==> flow/design.v <==
`timescale 1ns / 1ps
module gain_core #(
    parameter integer DWIDTH = 16,  
    parameter integer GWIDTH = 16,  
    parameter integer FBITS  = 12   
)(
    input  wire                     clk,
    input  wire                     rst_n,      
    input  wire                     ce,         
    input  wire                     en,         
    input  wire signed [DWIDTH-1:0] data_i,     
    input  wire signed [GWIDTH-1:0] data_gain,  
    output reg  signed [DWIDTH-1:0] data_o      
);
    wire signed [DWIDTH+GWIDTH-1:0] mult_raw;
    wire signed [DWIDTH+GWIDTH-1:0] mult_rounded;
    wire signed [DWIDTH+GWIDTH-1-FBITS:0] mult_scaled;
    localparam signed [DWIDTH-1:0] MAX_VAL = {1'b0, {(DWIDTH-1){1'b1}}};  
    localparam signed [DWIDTH-1:0] MIN_VAL = {1'b1, {(DWIDTH-1){1'b0}}};  
    assign mult_raw = data_i * data_gain;
    assign mult_rounded = mult_raw + (1 << (FBITS-1));
    assign mult_scaled = mult_rounded >>> FBITS;
    always @(posedge clk) begin
        if (!rst_n) begin
            data_o <= 0;
        end else if (ce) begin
            if (!en) begin
                data_o <= data_i;
            end else begin
                if (mult_scaled > MAX_VAL) begin
                    data_o <= MAX_VAL;
                end else if (mult_scaled < MIN_VAL) begin
                    data_o <= MIN_VAL;
                end else begin
                    data_o <= mult_scaled[DWIDTH-1:0];
                end
            end
        end
    end
endmodule
`timescale 1ns / 1ps
module axis_gain_wrapper #(
    parameter integer C_S_AXI_DATA_WIDTH = 32,
    parameter integer C_S_AXI_ADDR_WIDTH = 4,
    parameter integer AUDIO_WIDTH        = 16,
    parameter integer GAIN_FBITS         = 12
)(
    input  wire aclk,
    input  wire aresetn,
    input  wire [31:0] s_axis_tdata,
    input  wire        s_axis_tlast,
    input  wire        s_axis_tvalid,
    output wire        s_axis_tready,
    output wire [31:0] m_axis_tdata,
    output wire        m_axis_tlast,
    output wire        m_axis_tvalid,
    input  wire        m_axis_tready,
    input  wire [C_S_AXI_ADDR_WIDTH-1:0] s_axi_awaddr,
    input  wire                          s_axi_awvalid,
    output reg                           s_axi_awready,
    input  wire [C_S_AXI_DATA_WIDTH-1:0] s_axi_wdata,
    input  wire [3:0]                    s_axi_wstrb,
    input  wire                          s_axi_wvalid,
    output reg                           s_axi_wready,
    output reg  [1:0]                    s_axi_bresp,
    output reg                           s_axi_bvalid,
    input  wire                          s_axi_bready,
    input  wire [C_S_AXI_ADDR_WIDTH-1:0] s_axi_araddr,
    input  wire                          s_axi_arvalid,
    output reg                           s_axi_arready,
    output reg  [C_S_AXI_DATA_WIDTH-1:0] s_axi_rdata,
    output reg  [1:0]                    s_axi_rresp,
    output reg                           s_axi_rvalid,
    input  wire                          s_axi_rready
);
    reg [31:0] reg_control;
    reg [31:0] reg_gain_l;
    reg [31:0] reg_gain_r;
    wire [1:0] addr_w = s_axi_awaddr[3:2];
    wire [1:0] addr_r = s_axi_araddr[3:2];
    always @(posedge aclk) begin
        if (!aresetn) begin
            s_axi_awready <= 1'b0;
            s_axi_wready  <= 1'b0;
            s_axi_bvalid  <= 1'b0;
            s_axi_bresp   <= 2'b00;
            reg_control <= 32'b0;
            reg_gain_l  <= 32'h0000_1000;  
            reg_gain_r  <= 32'h0000_1000;
        end else begin
            if (!s_axi_awready && s_axi_awvalid && s_axi_wvalid) begin
                s_axi_awready <= 1'b1;
                s_axi_wready  <= 1'b1;
                case (addr_w)
                    2'h0: reg_control <= s_axi_wdata;
                    2'h1: reg_gain_l  <= s_axi_wdata;
                    2'h2: reg_gain_r  <= s_axi_wdata;
                    default: ;
                endcase
            end else begin
                s_axi_awready <= 1'b0;
                s_axi_wready  <= 1'b0;
            end
            if (s_axi_awready && !s_axi_bvalid) begin
                s_axi_bvalid <= 1'b1;
                s_axi_bresp  <= 2'b00;
            end else if (s_axi_bready) begin
                s_axi_bvalid <= 1'b0;
            end
        end
    end
    always @(posedge aclk) begin
        if (!aresetn) begin
            s_axi_arready <= 1'b0;
            s_axi_rvalid  <= 1'b0;
            s_axi_rdata   <= 32'b0;
            s_axi_rresp   <= 2'b00;
        end else begin
            if (!s_axi_arready && s_axi_arvalid) begin
                s_axi_arready <= 1'b1;
                s_axi_rvalid  <= 1'b1;
                case (addr_r)
                    2'h0: s_axi_rdata <= reg_control;
                    2'h1: s_axi_rdata <= reg_gain_l;
                    2'h2: s_axi_rdata <= reg_gain_r;
                    default: s_axi_rdata <= 32'b0;
                endcase
            end else begin
                s_axi_arready <= 1'b0;
                if (s_axi_rvalid && s_axi_rready)
                    s_axi_rvalid <= 1'b0;
            end
        end
    end
    reg valid_d;
    reg last_d;
    wire stream_ready = m_axis_tready || !valid_d;
    assign s_axis_tready = stream_ready;
    assign m_axis_tvalid = valid_d;
    assign m_axis_tlast  = last_d;
    wire core_ce     = stream_ready;
    wire gain_enable = reg_control[0];
    gain_core #(
        .DWIDTH(AUDIO_WIDTH),
        .GWIDTH(16),
        .FBITS (GAIN_FBITS)
    ) u_gain_l (
        .clk       (aclk),
        .rst_n     (aresetn),
        .ce        (core_ce),
        .en        (gain_enable),
        .data_i    (s_axis_tdata[15:0]),
        .data_gain (reg_gain_l[15:0]),
        .data_o    (m_axis_tdata[15:0])
    );
    gain_core #(
        .DWIDTH(AUDIO_WIDTH),
        .GWIDTH(16),
        .FBITS (GAIN_FBITS)
    ) u_gain_r (
        .clk       (aclk),
        .rst_n     (aresetn),
        .ce        (core_ce),
        .en        (gain_enable),
        .data_i    (s_axis_tdata[31:16]),
        .data_gain (reg_gain_r[15:0]),
        .data_o    (m_axis_tdata[31:16])
    );
    always @(posedge aclk) begin
        if (!aresetn) begin
            valid_d <= 1'b0;
            last_d  <= 1'b0;
        end else if (stream_ready) begin
            valid_d <= s_axis_tvalid;
            last_d  <= s_axis_tlast;
        end
    end
endmodule
== Step by step through the tools: axis_gain_wrapper ==
Tool output for the design above, in the order of the flow.
Line numbers count from 1 in the design file above.
Cell names lack the library's common part.
Not given: --

* Top: axis_gain_wrapper
* Clock input: aclk
* Standard-cell library: sky130hd
* Corner: tt_025C_1v80

== Elaborated design ==
Yosys after proc, flatten, opt, wreduce and memory -nomap, before mapping. Memory bits, and registers merged into a memory's read port (data or address), are not among the register bits. Print and check cells are not counted. Equal cells are merged and count once.

* Register bits: 166
* Input port bits: 86
* Output and inout port bits: 76
* Cells after elaboration: 54

* $add $sub $neg: 2
* $mul: 2
* Magnitude comparators: 4
* Equality and inequality tests: 4
* Multiplexer cells: 13
* Reductions and logical operators: 17

{| class="wikitable"
|+ Operators by type and width
! operator !! number
|-
| multiplier 16 x 16 -> 32 bit || 2
|-
| case mux 32 bit (select 3 bit) || 1
|-
| two-way mux 16 bit || 6
|-
| adder 32 x 13 -> 32 bit (second input constant) || 2
|-
| > comparator 20 x 16 -> 1 bit (second input constant) || 2
|-
| less-than comparator 20 x 16 -> 1 bit (second input constant) || 2
|-
| AND reduction 2 bit || 3
|-
| two-way mux 1 bit || 6
|-
| logical AND 1 bit || 5
|-
| zero test 1 bit || 4
|-
| == test 2 x 1 -> 1 bit (second input constant) || 2
|-
| == test 2 bit (second input constant) || 2
|-
| zero test 2 bit || 2
|-
| nonzero test 2 bit || 2
|-
| logical OR 1 bit || 1
|}

== Longest topological paths ==
Longest topological path by Yosys (ltp), each cell counted once; first at word level (registers and memories cut), then after technology mapping (sequential cells cut; the memories' decode and read muxes count).

* Depth after elaboration: 6
* ABC_AREA: 0
* Depth in mapped cells: 27
* Gate-level depth less buffers: 23

== Netlist ==
Source: synth_stat.txt of the flow (Yosys; design flattened, memories mapped). It holds for the ABC_AREA given above (unset counts as 0); a run with the other value may have another netlist.

* Standard cells after synthesis: 3002
* Synthesis area: 26113.8 um^2
* Area of sequential cells: 3323.2 um^2
* Flip-flop cells: 166
* Buffers: 166

{| class="wikitable"
|+ Cells by type
! type !! number !! total area (um^2)
|-
| fa_1 || 524 || 1.05E+04
|-
| dfxtp_1 || 166 || 3.32E+03
|-
| inv_1 || 581 || 2.18E+03
|-
| ha_1 || 154 || 1.93E+03
|-
| nand2_1 || 490 || 1.84E+03
|-
| and2_1 || 237 || 1.48E+03
|-
| a21oi_1 || 188 || 940.902
|-
| clkbuf_1 || 149 || 559.286
|-
| nor2_1 || 118 || 442.925
|-
| xnor2_1 || 43 || 376.611
|-
| mux2i_1 || 34 || 340.326
|-
| a211oi_1 || 39 || 292.781
|-
| o21ai_0 || 52 || 260.25
|-
| a21o_1 || 24 || 180.173
|-
| xor2_1 || 19 || 166.41
|-
| o21a_1 || 17 || 127.622
|-
| o21ai_1 || 21 || 105.101
|-
| nand2b_1 || 14 || 87.584
|}

Not listed: further types 46, cells in them 132.
By module: a second synthesis without flattening, with its own total; a netlist apart from the flattened one above.

* Cell total of the unflattened synthesis: 2946
* Area (unflattened synthesis): 27203.6 um^2

Each row is one instance without its submodules.

{| class="wikitable"
|+ Modules
! module !! instances !! cells !! area (um^2)
|-
| gain_core || 2 || 1192 || 10734.0
|-
| axis_gain_wrapper || 1 || 562 || 5735.5
|}

== Path before layout ==
Source: OpenSTA report_checks on the synthesized netlist (no wires, ideal clock, input and output delay 20% of the period each), path of least setup slack; recovery checks are left aside. Register names are those of the netlist, which keeps one name where synthesis merged equal registers.

* Path kind: input to register
* Start: input s_axis_tdata[15]
* End: register u_gain_l.data_o[2]
* Period: 8000 ps
* External input delay: 1600 ps
* Setup time: 123 ps
* Time at the first pin: 1600 ps
* Arrival: 7867 ps
* Path slack: 11 ps
* Delay of the path: 6390 ps
* Stages on the path: 26
* Path buffers: 3
* Period reached after synthesis: 7989 ps

"delay of the path" is the arrival time less input delay plus setup time.
"stages on the path": output pins that drive a net of the path, with the launching flip-flop's if there is one; two outputs of one cell count as two.
"period reached after synthesis" = period - worst setup slack (recovery checks aside). The figure is calculated, with input and output delays left at 20% of the set period.
Between the ends stands the longest chain of elaborated cells between them, by number of cells; it is not shown to be the way that was timed. Of several equally long chains one is given.
A line is the first line of the expression or statement that the cell stems from. Yosys adds cells for indexed reads and writes and turns some case tables into memories.
At most two assigning lines are given for a register; there are more.

* Cell sequence: clkbuf_1 -> clkbuf_1 -> nand2_1 -> fa_1 -> inv_1 -> fa_1 -> inv_1 -> fa_1 -> inv_1 -> fa_1 -> inv_1 -> fa_1 -> inv_1 -> fa_1 -> ha_1 -> nand4_1 -> or2_2 -> nor2_1 -> o211ai_1 -> nand2_1 -> nor2_1 -> xnor2_1 -> o31ai_1 -> buf_2 -> o21a_1 -> o21ai_0
* Length of the longest elaborated chain: 6
* Elaborated cells on any way between the ends: 7
* RTL lines with such cells: 5
* Those cells by class: add/sub (1); mul (1); compare (2); mux (3)

{| class="wikitable"
|+ Ends and longest elaborated chain, post-synthesis
! what !! line !! RTL
|-
| start: declaration || 50 || <nowiki>input  wire [31:0] s_axis_tdata,</nowiki>
|-
| multiplier 16 x 16 -> 32 bit || 20 || <nowiki>assign mult_raw = data_i * data_gain;</nowiki>
|-
| adder 32 x 13 -> 32 bit || 21 || <nowiki>assign mult_rounded = mult_raw + (1 << (FBITS-1));</nowiki>
|-
| less-than comparator 20 x 16 -> 1 bit || 32 || <nowiki>end else if (mult_scaled < MIN_VAL) begin</nowiki>
|-
| two-way mux 16 bit || 32 ||
|-
| two-way mux 16 bit || 30 || <nowiki>if (mult_scaled > MAX_VAL) begin</nowiki>
|-
| two-way mux 16 bit || 27 || <nowiki>if (!en) begin</nowiki>
|-
| end: assignment || 28 || <nowiki>data_o <= data_i;</nowiki>
|-
| end: assignment || 35 || <nowiki>data_o <= mult_scaled[DWIDTH-1:0];</nowiki>
|-
| end: declaration || 13 || <nowiki>output reg  signed [DWIDTH-1:0] data_o</nowiki>
|}

== Worst path after layout ==
From the final timing report of run A: the path of least setup slack in the routed layout; clock arrival at registers is part of the times.
The report prints the path's times to 10 ps; the period is as set.

* Path kind: input to register
* Start: input s_axis_tdata[31]
* End: register u_gain_r.data_o[2]
* Period: 8000 ps
* External input delay: 1600 ps
* Setup time: 70 ps
* Time at the first pin: 1600 ps
* Arrival: 8260 ps
* Path slack: 130 ps
* Stages on the path: 23
* Path buffers: 4

Between the ends stands the longest chain of elaborated cells between them, by number of cells; it is not shown to be the way that was timed. Of several equally long chains one is given.
At most two assigning lines are given for a register; there are more.

* Cell sequence: clkbuf_4 -> buf_6 -> nand2_1 -> inv_1 -> fa_2 -> fa_2 -> buf_4 -> fa_1 -> fa_1 -> fa_1 -> inv_1 -> fa_1 -> inv_1 -> ha_1 -> a21o_1 -> o21bai_1 -> a311oi_4 -> nor3_2 -> o311a_1 -> o21ai_4 -> buf_12 -> a21oi_1 -> o21ai_0
* Length of the longest elaborated chain: 6
* Elaborated cells on any way between the ends: 7
* RTL lines with such cells: 5
* Those cells by class: add/sub (1); mul (1); compare (2); mux (3)

{| class="wikitable"
|+ Ends and longest elaborated chain, post-layout
! what !! line !! RTL
|-
| start: declaration || 50 || <nowiki>input  wire [31:0] s_axis_tdata,</nowiki>
|-
| multiplier 16 x 16 -> 32 bit || 20 || <nowiki>assign mult_raw = data_i * data_gain;</nowiki>
|-
| adder 32 x 13 -> 32 bit || 21 || <nowiki>assign mult_rounded = mult_raw + (1 << (FBITS-1));</nowiki>
|-
| less-than comparator 20 x 16 -> 1 bit || 32 || <nowiki>end else if (mult_scaled < MIN_VAL) begin</nowiki>
|-
| two-way mux 16 bit || 32 ||
|-
| two-way mux 16 bit || 30 || <nowiki>if (mult_scaled > MAX_VAL) begin</nowiki>
|-
| two-way mux 16 bit || 27 || <nowiki>if (!en) begin</nowiki>
|-
| end: assignment || 28 || <nowiki>data_o <= data_i;</nowiki>
|-
| end: assignment || 35 || <nowiki>data_o <= mult_scaled[DWIDTH-1:0];</nowiki>
|-
| end: declaration || 13 || <nowiki>output reg  signed [DWIDTH-1:0] data_o</nowiki>
|}

Subject: flow runs of axis_gain_wrapper

Hi,

Settings and measured results of 5 stored flow runs for module axis_gain_wrapper (sky130hd), not sorted in any way. The constraints put input and output delay at 20% of the set period each and load the outputs with 0.01 pF.
"clock period achieved" means the clock period less the worst setup slack. The figure is calculated, with input and output delays left at 20% of the set period.
"power" is the tool's figure for a default switching activity; nothing was simulated.

=== Run A ===
{| class="wikitable"
! Setting !! Value
|-
| CORE_ASPECT_RATIO || 0.59
|-
| CTS_CLUSTER_DIAMETER || 149
|-
| CTS_CLUSTER_SIZE || 57
|-
| GPL_ROUTABILITY_DRIVEN || 0
|-
| GPL_TIMING_DRIVEN || 0
|-
| HOLD_SLACK_MARGIN || 0.1
|-
| TNS_END_PERCENT || 20
|-
| period_ns || 8.0
|-
| CAP_MARGIN || 20
|-
| CORE_MARGIN || 2
|-
| CORE_UTILIZATION || 40
|-
| SLEW_MARGIN || 20
|-
! Result !! Value
|-
| Area of the synthesized netlist || 26113.8 um^2
|-
| Setup TNS || 0 ps
|-
| Setup slack of the critical path || 128 ps
|-
| Utilization in the final report || 46.7 %
|-
| Power || 0.003318 W
|-
| Overall die area || 67416.5 um^2
|-
| Clock period achieved || 7872 ps
|}

=== Run B ===
{| class="wikitable"
! Setting !! Value
|-
| CORE_UTILIZATION || 70
|-
| period_ns || 7.82
|-
| CAP_MARGIN || 20
|-
| CORE_MARGIN || 2
|-
| SLEW_MARGIN || 20
|-
! Result !! Value
|-
| Power || 0.003633 W
|-
| Utilization in the final report || 85.0 %
|-
| Overall die area || 38866.2 um^2
|-
| Setup TNS || 0 ps
|-
| Clock period achieved || 7751 ps
|-
| Setup slack of the critical path || 69 ps
|-
| Area of the synthesized netlist || 26113.8 um^2
|}

=== Run C ===
{| class="wikitable"
! Setting !! Value
|-
| period_ns || 7.82
|-
| CAP_MARGIN || 20
|-
| CORE_MARGIN || 2
|-
| CORE_UTILIZATION || 40
|-
| SLEW_MARGIN || 20
|-
! Result !! Value
|-
| Clock period achieved || 7674 ps
|-
| Setup TNS || 0 ps
|-
| Area of the synthesized netlist || 26113.8 um^2
|-
| Setup slack of the critical path || 146 ps
|-
| Utilization in the final report || 48.7 %
|-
| Overall die area || 67345.4 um^2
|-
| Power || 0.00344 W
|}

=== Run D ===
{| class="wikitable"
! Setting !! Value
|-
| CORE_ASPECT_RATIO || 0.59
|-
| GPL_TIMING_DRIVEN || 0
|-
| HOLD_SLACK_MARGIN || 0.1
|-
| TNS_END_PERCENT || 20
|-
| period_ns || 8.0
|-
| CAP_MARGIN || 20
|-
| CORE_MARGIN || 2
|-
| CORE_UTILIZATION || 40
|-
| SLEW_MARGIN || 20
|-
! Result !! Value
|-
| Overall die area || 67416.5 um^2
|-
| Clock period achieved || 7837 ps
|-
| Setup TNS || 0 ps
|-
| Area of the synthesized netlist || 26113.8 um^2
|-
| Setup slack of the critical path || 163 ps
|-
| Power || 0.003291 W
|-
| Utilization in the final report || 46.6 %
|}

=== Run E ===
{| class="wikitable"
! Setting !! Value
|-
| CAP_MARGIN || 30
|-
| CORE_ASPECT_RATIO || 1.51
|-
| CORE_UTILIZATION || 46
|-
| CTS_CLUSTER_DIAMETER || 167
|-
| SETUP_SLACK_MARGIN || -0.73
|-
| SLEW_MARGIN || 10
|-
| TNS_END_PERCENT || 95
|-
| period_ns || 8.14
|-
| CORE_MARGIN || 2
|-
! Result !! Value
|-
| Utilization in the final report || 54.3 %
|-
| Overall die area || 58731.3 um^2
|-
| Setup TNS || -348 ps
|-
| Clock period achieved || 8226 ps
|-
| Setup slack of the critical path || -86 ps
|-
| Area of the synthesized netlist || 26113.8 um^2
|-
| Power || 0.003338 W
|}

Regards
